==> flow/design.v <==
`timescale 1ns / 1ps
module clock(clk, reset, freq, clk_en);
	input clk;
	input reset;
	input [31:0] freq;
	output clk_en;
	reg clk_temp;
	reg [26:0] counter;
	wire [26:0]	cycles;
	assign clk_en = clk_temp;
	assign cycles = (100000000 / freq) - 1;
	always @ (posedge clk) begin
		if (reset) begin
			counter <= 0;
			clk_temp <= 0;
		end
		else begin
		counter <= counter + 1;
		if (counter == cycles) begin
			clk_temp <= 1;
			counter <= 0;
		end
		else
			clk_temp <= 0;
		end
	end
endmodule
`timescale 1ns / 1ps
module hvsync_generator(clk, reset, en, vga_h_sync, vga_v_sync, inDisplayArea, CounterX, CounterY);
input clk;
input reset;
input en;
output vga_h_sync, vga_v_sync;
output reg inDisplayArea;
output [9:0] CounterX;
output [9:0] CounterY;
reg [9:0] CountX;
reg [9:0] CountY;
assign CounterX = PixelX;
assign CounterY = PixelY;
reg [9:0] PixelX;
reg [9:0] PixelY;
parameter CountXmaxed = 799;  
parameter CountYmaxed = 524;  
parameter hpulse = 96; 	 
parameter vpulse = 2; 	 
parameter hbp = 144; 	 
parameter hfp = 784; 	 
parameter vbp = 35; 		 
parameter vfp = 515; 	 
always @(posedge clk)
	if (reset) begin
		CountX <= 0;
		CountY <= 0;
	end
	else if (en)
	if(CountX < CountXmaxed)
		CountX <= CountX + 1;
	else 	
	begin
		CountX <= 0;
		if (CountY < CountYmaxed)
			CountY <= CountY + 1;
		else
			CountY <= 0;
	end
assign vga_h_sync = (CountX < hpulse) ? 0:1;
assign vga_v_sync = (CountY < vpulse) ? 0:1;
always @(posedge clk)
	if (reset) begin
		inDisplayArea <= 0;
		PixelX <= 0;
		PixelY <= 0;
	end
	else if (en)
	if(CountX >= hbp && CountX < hfp && CountY >= vbp && CountY < vfp) begin
		inDisplayArea <= 1;
		PixelX <= CountX - hbp;
		PixelY <= CountY - vbp;
	end
	else begin
		inDisplayArea <= 0;
		PixelX <= 0;
		PixelY <= 0;
	end
endmodule
`timescale 1ns / 1ps
module pieces(encoding, PixelX, PixelY, display);
	input [41:0] encoding;
	input [9:0] PixelX;
	input [9:0] PixelY;
	output display;
	reg [5:0] coordinate;
	always @* begin
		coordinate <= ((PixelX-145) / 50) + 7 * ((PixelY-90) / 50);
	end
	assign display = encoding[coordinate];
endmodule
`timescale 1ns / 1ps
module finish(encoding, pos, done);
	input [41:0] encoding;
	input [5:0] pos;
	output reg done;
	always @* begin
		if (encoding[pos+1] && encoding[pos+2] && encoding[pos+3] && (pos%7 < 4))
			done <= 1;
		else if (encoding[pos-1] && encoding[pos+1] && encoding[pos+2] && (pos%7 < 5) && (pos%7 > 0))
			done <= 1;
		else if (encoding[pos-2] && encoding[pos-1] && encoding[pos+1] && (pos%7 < 6) && (pos%7 > 1))
			done <= 1;
		else if (encoding[pos-3] && encoding[pos-2] && encoding[pos-1] && (pos%7 > 2))
			done <= 1;
		else if (encoding[pos+7] && encoding[pos+14] && encoding[pos+21] && (pos < 21))
			done <= 1;
		else if (encoding[pos+8] && encoding[pos+16] && encoding[pos+24] && (pos%7 < 4) && (pos < 21))
			done <= 1;
		else if (encoding[pos-8] && encoding[pos+8] && encoding[pos+16] && (pos%7 < 5) && (pos%7 > 0) && (pos < 28) && (pos > 6))
			done <= 1;
		else if (encoding[pos-16] && encoding[pos-8] && encoding[pos+8] && (pos%7 < 6) && (pos%7 > 1) && (pos < 35) && (pos > 13))
			done <= 1;
		else if (encoding[pos-24] && encoding[pos-16] && encoding[pos-8] && (pos%7 > 2) && (pos > 20))
			done <= 1;
		else if (encoding[pos+6] && encoding[pos+12] && encoding[pos+18] && (pos%7 > 2) && (pos < 21))
			done <= 1;
		else if (encoding[pos-6] && encoding[pos+6] && encoding[pos+12] && (pos%7 > 1) && (pos%7 < 6) && (pos < 28) && (pos > 6))
			done <= 1;
		else if (encoding[pos-12] && encoding[pos-6] && encoding[pos+6] && (pos%7 > 0) && (pos%7 < 5) && (pos < 35) && (pos > 13))
			done <= 1;
		else if (encoding[pos-18] && encoding[pos-12] && encoding[pos-6] && (pos%7 < 4) && (pos > 20))
			done <= 1;
		else 
			done <= 0;
	end
endmodule
`timescale 1ns / 1ps
module vga(clk, rst, reset, btnL, btnR, btnD, vga_h_sync, vga_v_sync, vga_R, vga_G, vga_B);
	input clk, rst, reset, btnL, btnR, btnD;
	output vga_h_sync, vga_v_sync;
	output [2:0] vga_R;
	output [2:0] vga_G;
	output [1:0] vga_B;
	wire inDisplayArea;
	wire [9:0] PixelX;
	wire [9:0] PixelY;
	wire clk_px;
	wire rDisplay, yDisplay, rFinish, yFinish;
	clock clkpx (.clk(clk), .reset(rst), .freq(25000000), .clk_en(clk_px));
	hvsync_generator syncgen(.clk(clk), .reset(rst), .en(clk_px), .vga_h_sync(vga_h_sync), .vga_v_sync(vga_v_sync), 
	.inDisplayArea(inDisplayArea), .CounterX(PixelX), .CounterY(PixelY));
	reg [41:0] red;
	reg [41:0] ylw;
	reg [3:0] col;
	reg [2:0] columnA;
	reg [2:0] columnB;
	reg [2:0] columnC;
	reg [2:0] columnD;
	reg [2:0] columnE;
	reg [2:0] columnF;
	reg [2:0] columnG;
	reg player;
	reg [5:0] coordinate;
	reg [5:0] prev_coordinate;
	reg [2:0] height;
	reg winner;
	reg rw;
	reg yw;
	pieces redpieces (.encoding(red_q), .PixelX(PixelX), .PixelY(PixelY), .display(rDisplay));
	pieces ylwpieces (.encoding(ylw_q), .PixelX(PixelX), .PixelY(PixelY), .display(yDisplay));
	finish rwins (.encoding(red_q), .pos(coordinate_q), .done(rFinish));
	finish ywins (.encoding(ylw_q), .pos(coordinate_q), .done(yFinish));
	reg [2:0] vga_R;
	reg [2:0] vga_G;
	reg [1:0] vga_B;
	always @(posedge clk) begin
		if (rst) begin
			vga_R = 3'b000;
			vga_G = 3'b000;
			vga_B = 2'b00;
		end
		else if(inDisplayArea) begin
			if (PixelX > 145 && PixelX < 495 && PixelY > 40 && PixelY < 90 &&
				(PixelX - 145 > col_q * 50) && (PixelX - 145 < (col_q+1) * 50)) begin
				if (player_q) begin
					vga_R = 3'b111;
					vga_G = 3'b000;
					vga_B = 2'b00;
				end
				else begin
					vga_R = 3'b111;
					vga_G = 3'b111;
					vga_B = 2'b00;
				end
			end
			else if (PixelX >= 145 && PixelX <= 495 && PixelY >= 90 && PixelY <= 390) begin
				if ((PixelX-45) % 50 == 0 || (PixelY-40) %50 == 0) begin
					vga_R = 3'b000;
					vga_G = 3'b000;
					vga_B = 2'b00;
				end
				else if (rDisplay) begin
					vga_R = 3'b111;
					vga_G = 3'b000;
					vga_B = 2'b00;
				end
				else if (yDisplay) begin
					vga_R = 3'b111;
					vga_G = 3'b111;
					vga_B = 2'b00;
				end
				else begin
					vga_R = 3'b000;
					vga_G = 3'b111;
					vga_B = 2'b11;
				end
			end
			else begin
				if (PixelX > 545 && PixelX < 595 && PixelY > 340 && PixelY < 390)
					if (rw_q) begin
						vga_R = 3'b111;
						vga_G = 3'b000;
						vga_B = 2'b00;
					end
					else if (yw_q) begin
						vga_R = 3'b111;
						vga_G = 3'b111;
						vga_B = 2'b00;
					end
					else begin
						vga_R = 3'b000;
						vga_G = 3'b111;
						vga_B = 2'b00;
					end
				else begin
					vga_R = 3'b111;
					vga_G = 3'b111;
					vga_B = 2'b11;
				end
			end
		end
		else begin
			vga_R = 3'b000;
			vga_G = 3'b000;
			vga_B = 2'b00;
		end
	end
	localparam DIV_BITS = 6;
	wire [DIV_BITS:0] clk_dv_inc;
	reg [DIV_BITS-1:0]  clk_dv;
   reg         clk_en;
   reg         clk_en_d;
   assign clk_dv_inc = clk_dv + 1;
   always @ (posedge clk) begin
		if (rst) begin
			clk_dv   <= 0;
			clk_en   <= 0;
			clk_en_d <= 0;
		end
		else begin
			clk_dv   <= clk_dv_inc[DIV_BITS-1:0];
			clk_en   <= clk_dv_inc[DIV_BITS];
			clk_en_d <= clk_en;
		end
	end
	reg [3:0]   step_reset;
	reg [3:0]	step_left;
	reg [3:0]	step_right;
	reg [3:0]	step_down;
   always @ (posedge clk)
		if (rst)
		begin
			step_reset <= 4'b0;
			step_left  <= 4'b0;
			step_right <= 4'b0;
			step_down  <= 4'b0;
		end
		else if (clk_en)
		begin
			step_reset[3:0]  <= {reset, step_reset[3:1]};
			step_left[3:0]  <= {btnL, step_left[3:1]};
			step_right[3:0]  <= {btnR, step_right[3:1]};
			step_down[3:0]  <= {btnD, step_down[3:1]};
		end
	reg [41:0] red_q;
	reg [41:0] ylw_q;
	reg [3:0] col_q;
	reg player_q;
	reg [5:0] coordinate_q;
	reg rw_q;
	reg yw_q;
	always @ (posedge clk) begin
		red = red_q;
		ylw = ylw_q;
		col = col_q;
		player = player_q;
		coordinate = coordinate_q;
		rw = rw_q;
		yw = yw_q;
		if (rst) begin
			red = 42'b0000111_0000000_0000000_0000000_0000000_0000000;
			ylw = 42'b0000000_0000111_0000000_0000000_0000000_0000000;
			col = 3;
			columnA = 2;
			columnB = 2;
			columnC = 2;
			columnD = 0;
			columnE = 0;
			columnF = 0;
			columnG = 0;
			player = 1;
			winner = 0;
			coordinate = 0;
			rw = 0;
			yw = 0;
		end
		else if(~step_reset[0] & step_reset[1] & step_reset[2] & clk_en_d) begin
			red = 42'b0;
			ylw = 42'b0;
			col = 3;
			columnA = 0;
			columnB = 0;
			columnC = 0;
			columnD = 0;
			columnE = 0;
			columnF = 0;
			columnG = 0;
			player = 1;
			winner = 0;
			coordinate = 0;
			rw = 0;
			yw = 0;
		end
		else if(~step_left[0] & step_left[1] & step_left[2] & clk_en_d) begin
			if (col == 0)
				col = 0;
			else
				col = col - 1;
		end
		else if(~step_right[0] & step_right[1] & step_right[2] & clk_en_d) begin
			if (col == 6)
				col = 6;
			else
				col = col + 1;
		end
		else if(~step_down[0] & step_down[1] & step_down[2] & clk_en_d) begin
			case (col)
				0 : height = columnA;
				1 : height = columnB;
				2 : height = columnC;
				3 : height = columnD;
				4 : height = columnE;
				5 : height = columnF;
				6 : height = columnG;
				default : height = 0;
			endcase
			if (height == 6)
				;
			else begin
				coordinate = col + 7*(5-height);
				if (player) begin
					red[coordinate] = 1;
				end
				else begin
					ylw[coordinate] = 1;
				end
				player = ~player;
				case (col)
					0 : columnA = height + 1;
					1 : columnB = height + 1;
					2 : columnC = height + 1;
					3 : columnD = height + 1;
					4 : columnE = height + 1;
					5 : columnF = height + 1;
					6 : columnG = height + 1;
					default : ;
				endcase
			end
			if (~winner) 
				if(rFinish && player) begin
					rw = 1;
					winner =1;
				end
				else if (yFinish && ~player) begin
					yw = 1;
					winner =1;
				end
		end
		red_q <= red;
		ylw_q <= ylw;
		col_q <= col;
		player_q <= player;
		coordinate_q <= coordinate;
		rw_q <= rw;
		yw_q <= yw;
	end
endmodule
Reports on vga
Tool output for the design above, in the order of the flow.
Lines are those of the file above, counted from 1.
Operators carry their Yosys type and port widths (W data, S select, Z words).
Library cell names are shortened.
Not given: --
- design top: vga
- clock: clk
- standard-cell library: sky130hd
- corner: tt_025C_1v80

After elaboration
Source: Yosys, flattened and elaborated, memories not mapped. Widths are those after wreduce. Registers that Yosys merges into a memory's read port (data or address) are not register bits. Print and check cells do not count. Equal cells are merged and count once.
- noted elaborated cells: 471
- input bits at 6
- flip-flop bits (word level): 220
- add/subtract/negate cells: 38
- noted bitwise logic cells: 30
- muxes and demuxes: 103
- equality and inequality tests at 12
- div/mod/pow operators at 5
- $lt $le $gt $ge: 34
- noted shift-type cells: 45
- multiply operators: 4
- noted reduce/logical cells: 163
- operators with widths (operator ; number):
    $shiftx A42 B8 Y1 ; 24
    $shiftx A42 B7 Y1 ; 18
    $div A32 B6 Y32 const B ; 2
    $mod A32 B6 Y32 const B ; 2
    $mux W38 ; 6
    $mux W31 ; 6
    $mul A32 B5 Y31 const B ; 1
    $logic_and A1 B1 Y1 ; 130
    $mul A3 B32 Y6 const A ; 1
    $lt A32 B3 Y1 const B ; 3
    $mod A6 B3 Y32 const B ; 1
    $and A42 B42 Y42 ; 2
    $or A42 B42 Y42 ; 2
    $shiftx A42 B6 Y1 ; 2
    $reduce_and A5 Y1 ; 15
    $gt A32 B1 Y1 const B ; 2
    $logic_not A32 Y1 ; 2
    $mux W3 ; 20
    $lt A10 B10 Y1 const B ; 5
    $mux W2 ; 23
    $shift A1 B7 Y42 const A ; 1
    $not A42 Y42 ; 1
    $mux W10 ; 4
    $mux W1 ; 39
    $mul A4 B5 Y9 const B ; 1
    $gt A32 B10 Y1 ; 1
    $gt A32 B2 Y1 const B ; 1
    $lt A32 B32 Y1 ; 1
Other operator kinds: 61; their cells: 118.

Logic depth
Depth = most cells in a row (Yosys ltp): at word level without a register or memory, in the mapped netlist without a sequential cell, where the memories' decode and read muxes count.
- word-level depth: 24
- ABC_AREA: 0
- noted depth in mapped cells: 40

Mapped cells and area
Source: synth_stat.txt of the flow (Yosys; design flattened, memories mapped). It holds for the ABC_AREA given above (unset counts as 0); a run with the other value may have another netlist.
The area totals of this step are shown rounded.
- cell types (type ; number ; total area (µm²)):
    dfxtp_1 ; 215 ; 4.3E+03
    mux4_2 ; 136 ; 3.06E+03
    ha_1 ; 135 ; 1689.12
    mux2i_1 ; 131 ; 1.31E+03
    nor2_1 ; 344 ; 1.29E+03
    a21oi_1 ; 237 ; 1.19E+03
    nand2_1 ; 233 ; 874.589
    xnor2_1 ; 96 ; 840.806
    o21ai_0 ; 162 ; 810.778
    xor2_1 ; 53 ; 464.195
    mux2_2 ; 40 ; 450.432
    clkbuf_1 ; 117 ; 439.171
    inv_1 ; 92 ; 345.331
    nand3_1 ; 63 ; 315.302
    nor3_1 ; 63 ; 315.302
    o211ai_1 ; 39 ; 292.781
    nor2b_1 ; 39 ; 243.984
    fa_1 ; 12 ; 240.23
Not listed: further types 93, cells in them 606.
- noted mapped cells: 2813
- flip-flops at 215
- noted sequential area: 4304 µm²
- noted mapped area: 23130 µm²
By module: a second synthesis without flattening, with its own total; a netlist apart from the flattened one above.
- cell total of the unflattened synthesis: 8570
- noted area (unflattened synthesis): 63060 µm²
Each row is one instance without its submodules.
- by module (module ; cells ; area (µm²) ; seq. area (µm²) ; instances):
    clock ; 5049 ; 33320 ; 560.5 ; 1
    finish ; 615 ; 5672 ; 0.0 ; 2
    vga ; 1246 ; 10150 ; 2923 ; 1
    pieces ; 398 ; 3034 ; 0.0 ; 2
    hvsync_generator ; 249 ; 2177 ; 820.8 ; 1

Timing after synthesis
OpenSTA on the mapped netlist: ideal clock, no wires. The path of least setup slack (recovery checks aside). Input and output delay are each 20% of the period. Register names are those of the netlist, which keeps one name where synthesis merged equal registers.
- path kind: register to register
- start: register syncgen.PixelY[2]
- end: register vga_B[0]
- data arrival time: 8141 ps
- noted setup time: 79 ps
- buffers on the path at 1
- noted launch time at the first pin: 0 ps
- path delay at 8220 ps
- stages at 31
- noted path slack: 1780 ps
- period: 10000 ps
- noted synthesis period reached: 8220 ps
"path delay" is the arrival time less input delay plus setup time.
"stages": output pins that drive a net of the path, with the launching flip-flop's if there is one; two outputs of one cell count as two.
"synthesis period reached" is the clock period less the worst setup slack; recovery checks do not enter. This is arithmetic on one report: input and output delays are still those of the set period (20% each).
The rows between start and end are the longest chain of elaborated cells between them; the timing report does not say that the signal goes this way. Where chains are equally long, one stands for them.
Each line given opens the expression or statement behind the cell; cells for indexed reads and writes are added by Yosys, which also makes memories of some case tables.
At most two assigning lines are given for a register; there are more.
- cells stage by stage: dfxtp_1 -> clkbuf_1 -> inv_1 -> ha_1 -> nor2b_1 -> o21ai_1 -> xor2_1 -> xnor2_1 -> a31oi_1 -> maj3_1 -> o221ai_1 -> a31oi_1 -> a211oi_2 -> a31oi_1 -> xnor2_1 -> nand2_1 -> o21ba_2 -> xnor2_1 -> and3_1 -> o31a_1 -> fa_1 -> fa_1 -> fa_1 -> xor2_1 -> mux4_2 -> o21ai_0 -> o22ai_1 -> a211oi_1 -> and2_1 -> o211ai_1 -> a211oi_2
- cells in the longest elaborated chain at 9
- elaborated cells between the ends (all ways): 30
- source lines of those cells at 8
- RTL lines, path post-synthesis (what ; line ; text):
    start, declared ; 42 ; reg [9:0] PixelY;
    start, assigned ; 73 ; PixelY <= 0;
    start, assigned ; 79 ; PixelY <= CountY - vbp;
    $sub A10 B7 Y11 ; 95 ; coordinate <= ((PixelX-145) / 50) + 7 * ((PixelY-90) / 50);
    $div A32 B6 Y32 ; 95 ;
    $mul A3 B32 Y6 ; 95 ;
    $add A6 B6 Y6 ; 95 ;
    $shiftx A42 B6 Y1 ; 97 ; assign display = encoding[coordinate];
    $mux W2 ; 205 ; else if (yDisplay) begin
    $mux W2 ; 200 ; else if (rDisplay) begin
    $mux W2 ; 195 ; if ((PixelX-45) % 50 == 0 || (PixelY-40) %50 == 0) begin
    $mux W2 ; 194 ; else if (PixelX >= 145 && PixelX <= 495 && PixelY >= 90 && PixelY <= 390) begin
    end, assigned ; 191 ; vga_B = 2'b00;
    end, assigned ; 198 ; vga_B = 2'b00;
    end, declared ; 141 ; output [1:0] vga_B;

Path in the finished layout
Path of least setup slack in the final report of run 1 (OpenROAD, finished layout, wires in). Where an end is a register, its clock arrival counts in the times.
The path's times are printed in steps of 10 ps; the period is the one set.
- path kind: register to register
- start: register syncgen.PixelY[1]
- end: register vga_B[0]
- data arrival time: 8740 ps
- period: 8920 ps
- noted launch time at the first pin: 530 ps
- noted path slack: 600 ps
- noted setup time: 110 ps
- stages at 39
- buffers on the path at 6
The rows between start and end are the longest chain of elaborated cells between them; the timing report does not say that the signal goes this way. Where chains are equally long, one stands for them.
At most two assigning lines are given for a register; there are more.
- cells stage by stage: dfxtp_4 -> buf_6 -> clkinvlp_4 -> ha_2 -> nor2b_2 -> o21ai_2 -> xor2_2 -> xnor2_2 -> buf_4 -> o211ai_1 -> buf_4 -> buf_4 -> o221ai_4 -> buf_4 -> a21oi_4 -> a211oi_4 -> buf_4 -> xnor2_2 -> [3 not listed] -> xnor2_1 -> and3_1 -> o31a_1 -> fa_1 -> fa_2 -> fa_2 -> inv_1 -> a21o_1 -> a21oi_1 -> xnor2_1 -> xnor2_2 -> nand2_1 -> o21ai_1 -> o22ai_2 -> a211oi_2 -> and2_1 -> o211ai_1 -> a211oi_2
- cells in the longest elaborated chain at 9
- elaborated cells between the ends (all ways): 30
- source lines of those cells at 8
- RTL lines, path after layout (what ; line ; text):
    start, declared ; 42 ; reg [9:0] PixelY;
    start, assigned ; 73 ; PixelY <= 0;
    start, assigned ; 79 ; PixelY <= CountY - vbp;
    $sub A10 B7 Y11 ; 95 ; coordinate <= ((PixelX-145) / 50) + 7 * ((PixelY-90) / 50);
    $div A32 B6 Y32 ; 95 ;
    $mul A3 B32 Y6 ; 95 ;
    $add A6 B6 Y6 ; 95 ;
    $shiftx A42 B6 Y1 ; 97 ; assign display = encoding[coordinate];
    $mux W2 ; 205 ; else if (yDisplay) begin
    $mux W2 ; 200 ; else if (rDisplay) begin
    $mux W2 ; 195 ; if ((PixelX-45) % 50 == 0 || (PixelY-40) %50 == 0) begin
    $mux W2 ; 194 ; else if (PixelX >= 145 && PixelX <= 495 && PixelY >= 90 && PixelY <= 390) begin
    end, assigned ; 191 ; vga_B = 2'b00;
    end, assigned ; 198 ; vga_B = 2'b00;
    end, declared ; 141 ; output [1:0] vga_B;

Top module vga; platform sky130hd; tools Yosys and OpenROAD; 4 stored runs in no particular order. Input and output delays are each 20% of the period that was set; the output load is 0.01 pF.
By "achieved clock period" is meant the clock period of the run minus its worst setup slack. This is arithmetic on one report: input and output delays are still those of the set period (20% each).
"critical setup path time" = time allowed to the worst setup path (clock period - input delay - output delay, where it has them) - its slack; a late launch clock adds to it, a late capture clock takes from it.
"overall power" is the tool's figure for a default switching activity; nothing was simulated.
"critical setup path time" is known to 10 ps.
Results are given in rounded form.

Run 1

==> flow/run.sh <==
#!/bin/bash
# the make line also repeats the synthesis and layout settings of config.mk as NAME=value (left out here)
make -C /OpenROAD-flow-scripts/flow DESIGN_CONFIG=/design/flow/config.mk WORK_HOME=/design/flow/orfs CLKGATE_MAP_FILE= finish
==> flow/config.mk <==
export PLATFORM = sky130hd
export DESIGN_NAME = vga
export DESIGN_NICKNAME = vga
export VERILOG_FILES = /design/flow/design.v
export SDC_FILE = /design/flow/constraint.sdc
export NUM_CORES = 4
export LEC_CHECK = 0
export CAP_MARGIN = 15
export CORE_ASPECT_RATIO = 1.28
export CORE_MARGIN = 2
export CORE_UTILIZATION = 70
export CTS_CLUSTER_SIZE = 21
export GPL_ROUTABILITY_DRIVEN = 0
export GPL_TIMING_DRIVEN = 0
export PLACE_DENSITY_LB_ADDON = 0.07
export SETUP_SLACK_MARGIN = 0.57
export SLEW_MARGIN = 10
==> flow/constraint.sdc <==
create_clock -name core_clock -period 8.92 [get_ports {clk}]
set_input_delay 1.7840 -clock core_clock [delete_from_list [all_inputs] [get_ports {clk}]]
set_output_delay 1.7840 -clock core_clock [all_outputs]
set_load 0.01 [all_outputs]

Measured in run 1:
- noted the post-layout utilization: 77.8%
- noted the critical setup path time: 8320 ps
- worst setup path kind: register to register
- setup slack of the worst path: 603 ps
- post-route worst hold slack: 471 ps
- cell area after synthesis at 23130 µm²
- noted the overall power: 0.001948 W
- achieved clock period at 8317 ps
- area of the die at 34520 µm²
- final setup TNS: 0 ps
- standard-cell area of the final layout at 25420 µm²

Run 2

==> flow/run.sh <==
#!/bin/bash
# the make line also repeats the synthesis and layout settings of config.mk as NAME=value (left out here)
make -C /OpenROAD-flow-scripts/flow DESIGN_CONFIG=/design/flow/config.mk WORK_HOME=/design/flow/orfs CLKGATE_MAP_FILE= finish
==> flow/config.mk <==
export PLATFORM = sky130hd
export DESIGN_NAME = vga
export DESIGN_NICKNAME = vga
export VERILOG_FILES = /design/flow/design.v
export SDC_FILE = /design/flow/constraint.sdc
export NUM_CORES = 4
export LEC_CHECK = 0
export ABC_AREA = 1
export CAP_MARGIN = 25
export CELL_PAD_IN_SITES_DETAIL_PLACEMENT = 0
export CELL_PAD_IN_SITES_GLOBAL_PLACEMENT = 1
export CORE_MARGIN = 3
export CORE_UTILIZATION = 35
export CTS_CLUSTER_DIAMETER = 333
export CTS_CLUSTER_SIZE = 45
export GPL_ROUTABILITY_DRIVEN = 0
export GPL_TIMING_DRIVEN = 0
export MAX_ROUTING_LAYER = met4
export PLACE_DENSITY = 0.5
export SETUP_SLACK_MARGIN = -0.47
export SLEW_MARGIN = 10
==> flow/constraint.sdc <==
create_clock -name core_clock -period 8.2 [get_ports {clk}]
set_input_delay 1.6400 -clock core_clock [delete_from_list [all_inputs] [get_ports {clk}]]
set_output_delay 1.6400 -clock core_clock [all_outputs]
set_load 0.01 [all_outputs]

Measured in run 2:
- cell area after synthesis at 22460 µm²
- standard-cell area of the final layout at 24050 µm²
- noted the overall power: 0.001656 W
- setup slack of the worst path: 76 ps
- final setup TNS: 0 ps
- achieved clock period at 8124 ps
- noted the critical setup path time: 8120 ps
- worst setup path kind: register to register
- post-route worst hold slack: 461 ps
- area of the die at 67240 µm²
- noted the post-layout utilization: 38.0%

Run 3

==> flow/run.sh <==
#!/bin/bash
# the make line also repeats the synthesis and layout settings of config.mk as NAME=value (left out here)
make -C /OpenROAD-flow-scripts/flow DESIGN_CONFIG=/design/flow/config.mk WORK_HOME=/design/flow/orfs CLKGATE_MAP_FILE= finish
==> flow/config.mk <==
export PLATFORM = sky130hd
export DESIGN_NAME = vga
export DESIGN_NICKNAME = vga
export VERILOG_FILES = /design/flow/design.v
export SDC_FILE = /design/flow/constraint.sdc
export NUM_CORES = 4
export LEC_CHECK = 0
export CAP_MARGIN = 20
export CELL_PAD_IN_SITES_GLOBAL_PLACEMENT = 2
export CORE_MARGIN = 9
export CORE_UTILIZATION = 43
export MAX_ROUTING_LAYER = met4
export SLEW_MARGIN = 30
export TNS_END_PERCENT = 45
==> flow/constraint.sdc <==
create_clock -name core_clock -period 16.2 [get_ports {clk}]
set_input_delay 3.2400 -clock core_clock [delete_from_list [all_inputs] [get_ports {clk}]]
set_output_delay 3.2400 -clock core_clock [all_outputs]
set_load 0.01 [all_outputs]

Measured in run 3:
- post-route worst hold slack: 433 ps
- setup slack of the worst path: 6813 ps
- noted the overall power: 0.001102 W
- standard-cell area of the final layout at 24500 µm²
- final setup TNS: 0 ps
- noted the post-layout utilization: 46.3%
- area of the die at 62460 µm²
- achieved clock period at 9387 ps
- noted the critical setup path time: 9390 ps
- worst setup path kind: register to register
- cell area after synthesis at 23130 µm²

Run 4

==> flow/run.sh <==
#!/bin/bash
# the make line also repeats the synthesis and layout settings of config.mk as NAME=value (left out here)
make -C /OpenROAD-flow-scripts/flow DESIGN_CONFIG=/design/flow/config.mk WORK_HOME=/design/flow/orfs CLKGATE_MAP_FILE= finish
==> flow/config.mk <==
export PLATFORM = sky130hd
export DESIGN_NAME = vga
export DESIGN_NICKNAME = vga
export VERILOG_FILES = /design/flow/design.v
export SDC_FILE = /design/flow/constraint.sdc
export NUM_CORES = 4
export LEC_CHECK = 0
export CAP_MARGIN = 25
export CELL_PAD_IN_SITES_DETAIL_PLACEMENT = 0
export CELL_PAD_IN_SITES_GLOBAL_PLACEMENT = 1
export CORE_MARGIN = 3
export CORE_UTILIZATION = 35
export CTS_CLUSTER_DIAMETER = 333
export CTS_CLUSTER_SIZE = 45
export MAX_ROUTING_LAYER = met4
export SETUP_SLACK_MARGIN = -0.47
export SLEW_MARGIN = 10
==> flow/constraint.sdc <==
create_clock -name core_clock -period 8.16 [get_ports {clk}]
set_input_delay 1.6320 -clock core_clock [delete_from_list [all_inputs] [get_ports {clk}]]
set_output_delay 1.6320 -clock core_clock [all_outputs]
set_load 0.01 [all_outputs]

Measured in run 4:
- noted the post-layout utilization: 37.6%
- area of the die at 69200 µm²
- noted the overall power: 0.001644 W
- standard-cell area of the final layout at 24380 µm²
- achieved clock period at 8013 ps
- final setup TNS: 0 ps
- cell area after synthesis at 23130 µm²
- setup slack of the worst path: 147 ps
- noted the critical setup path time: 8010 ps
- worst setup path kind: register to register
- post-route worst hold slack: 459 ps
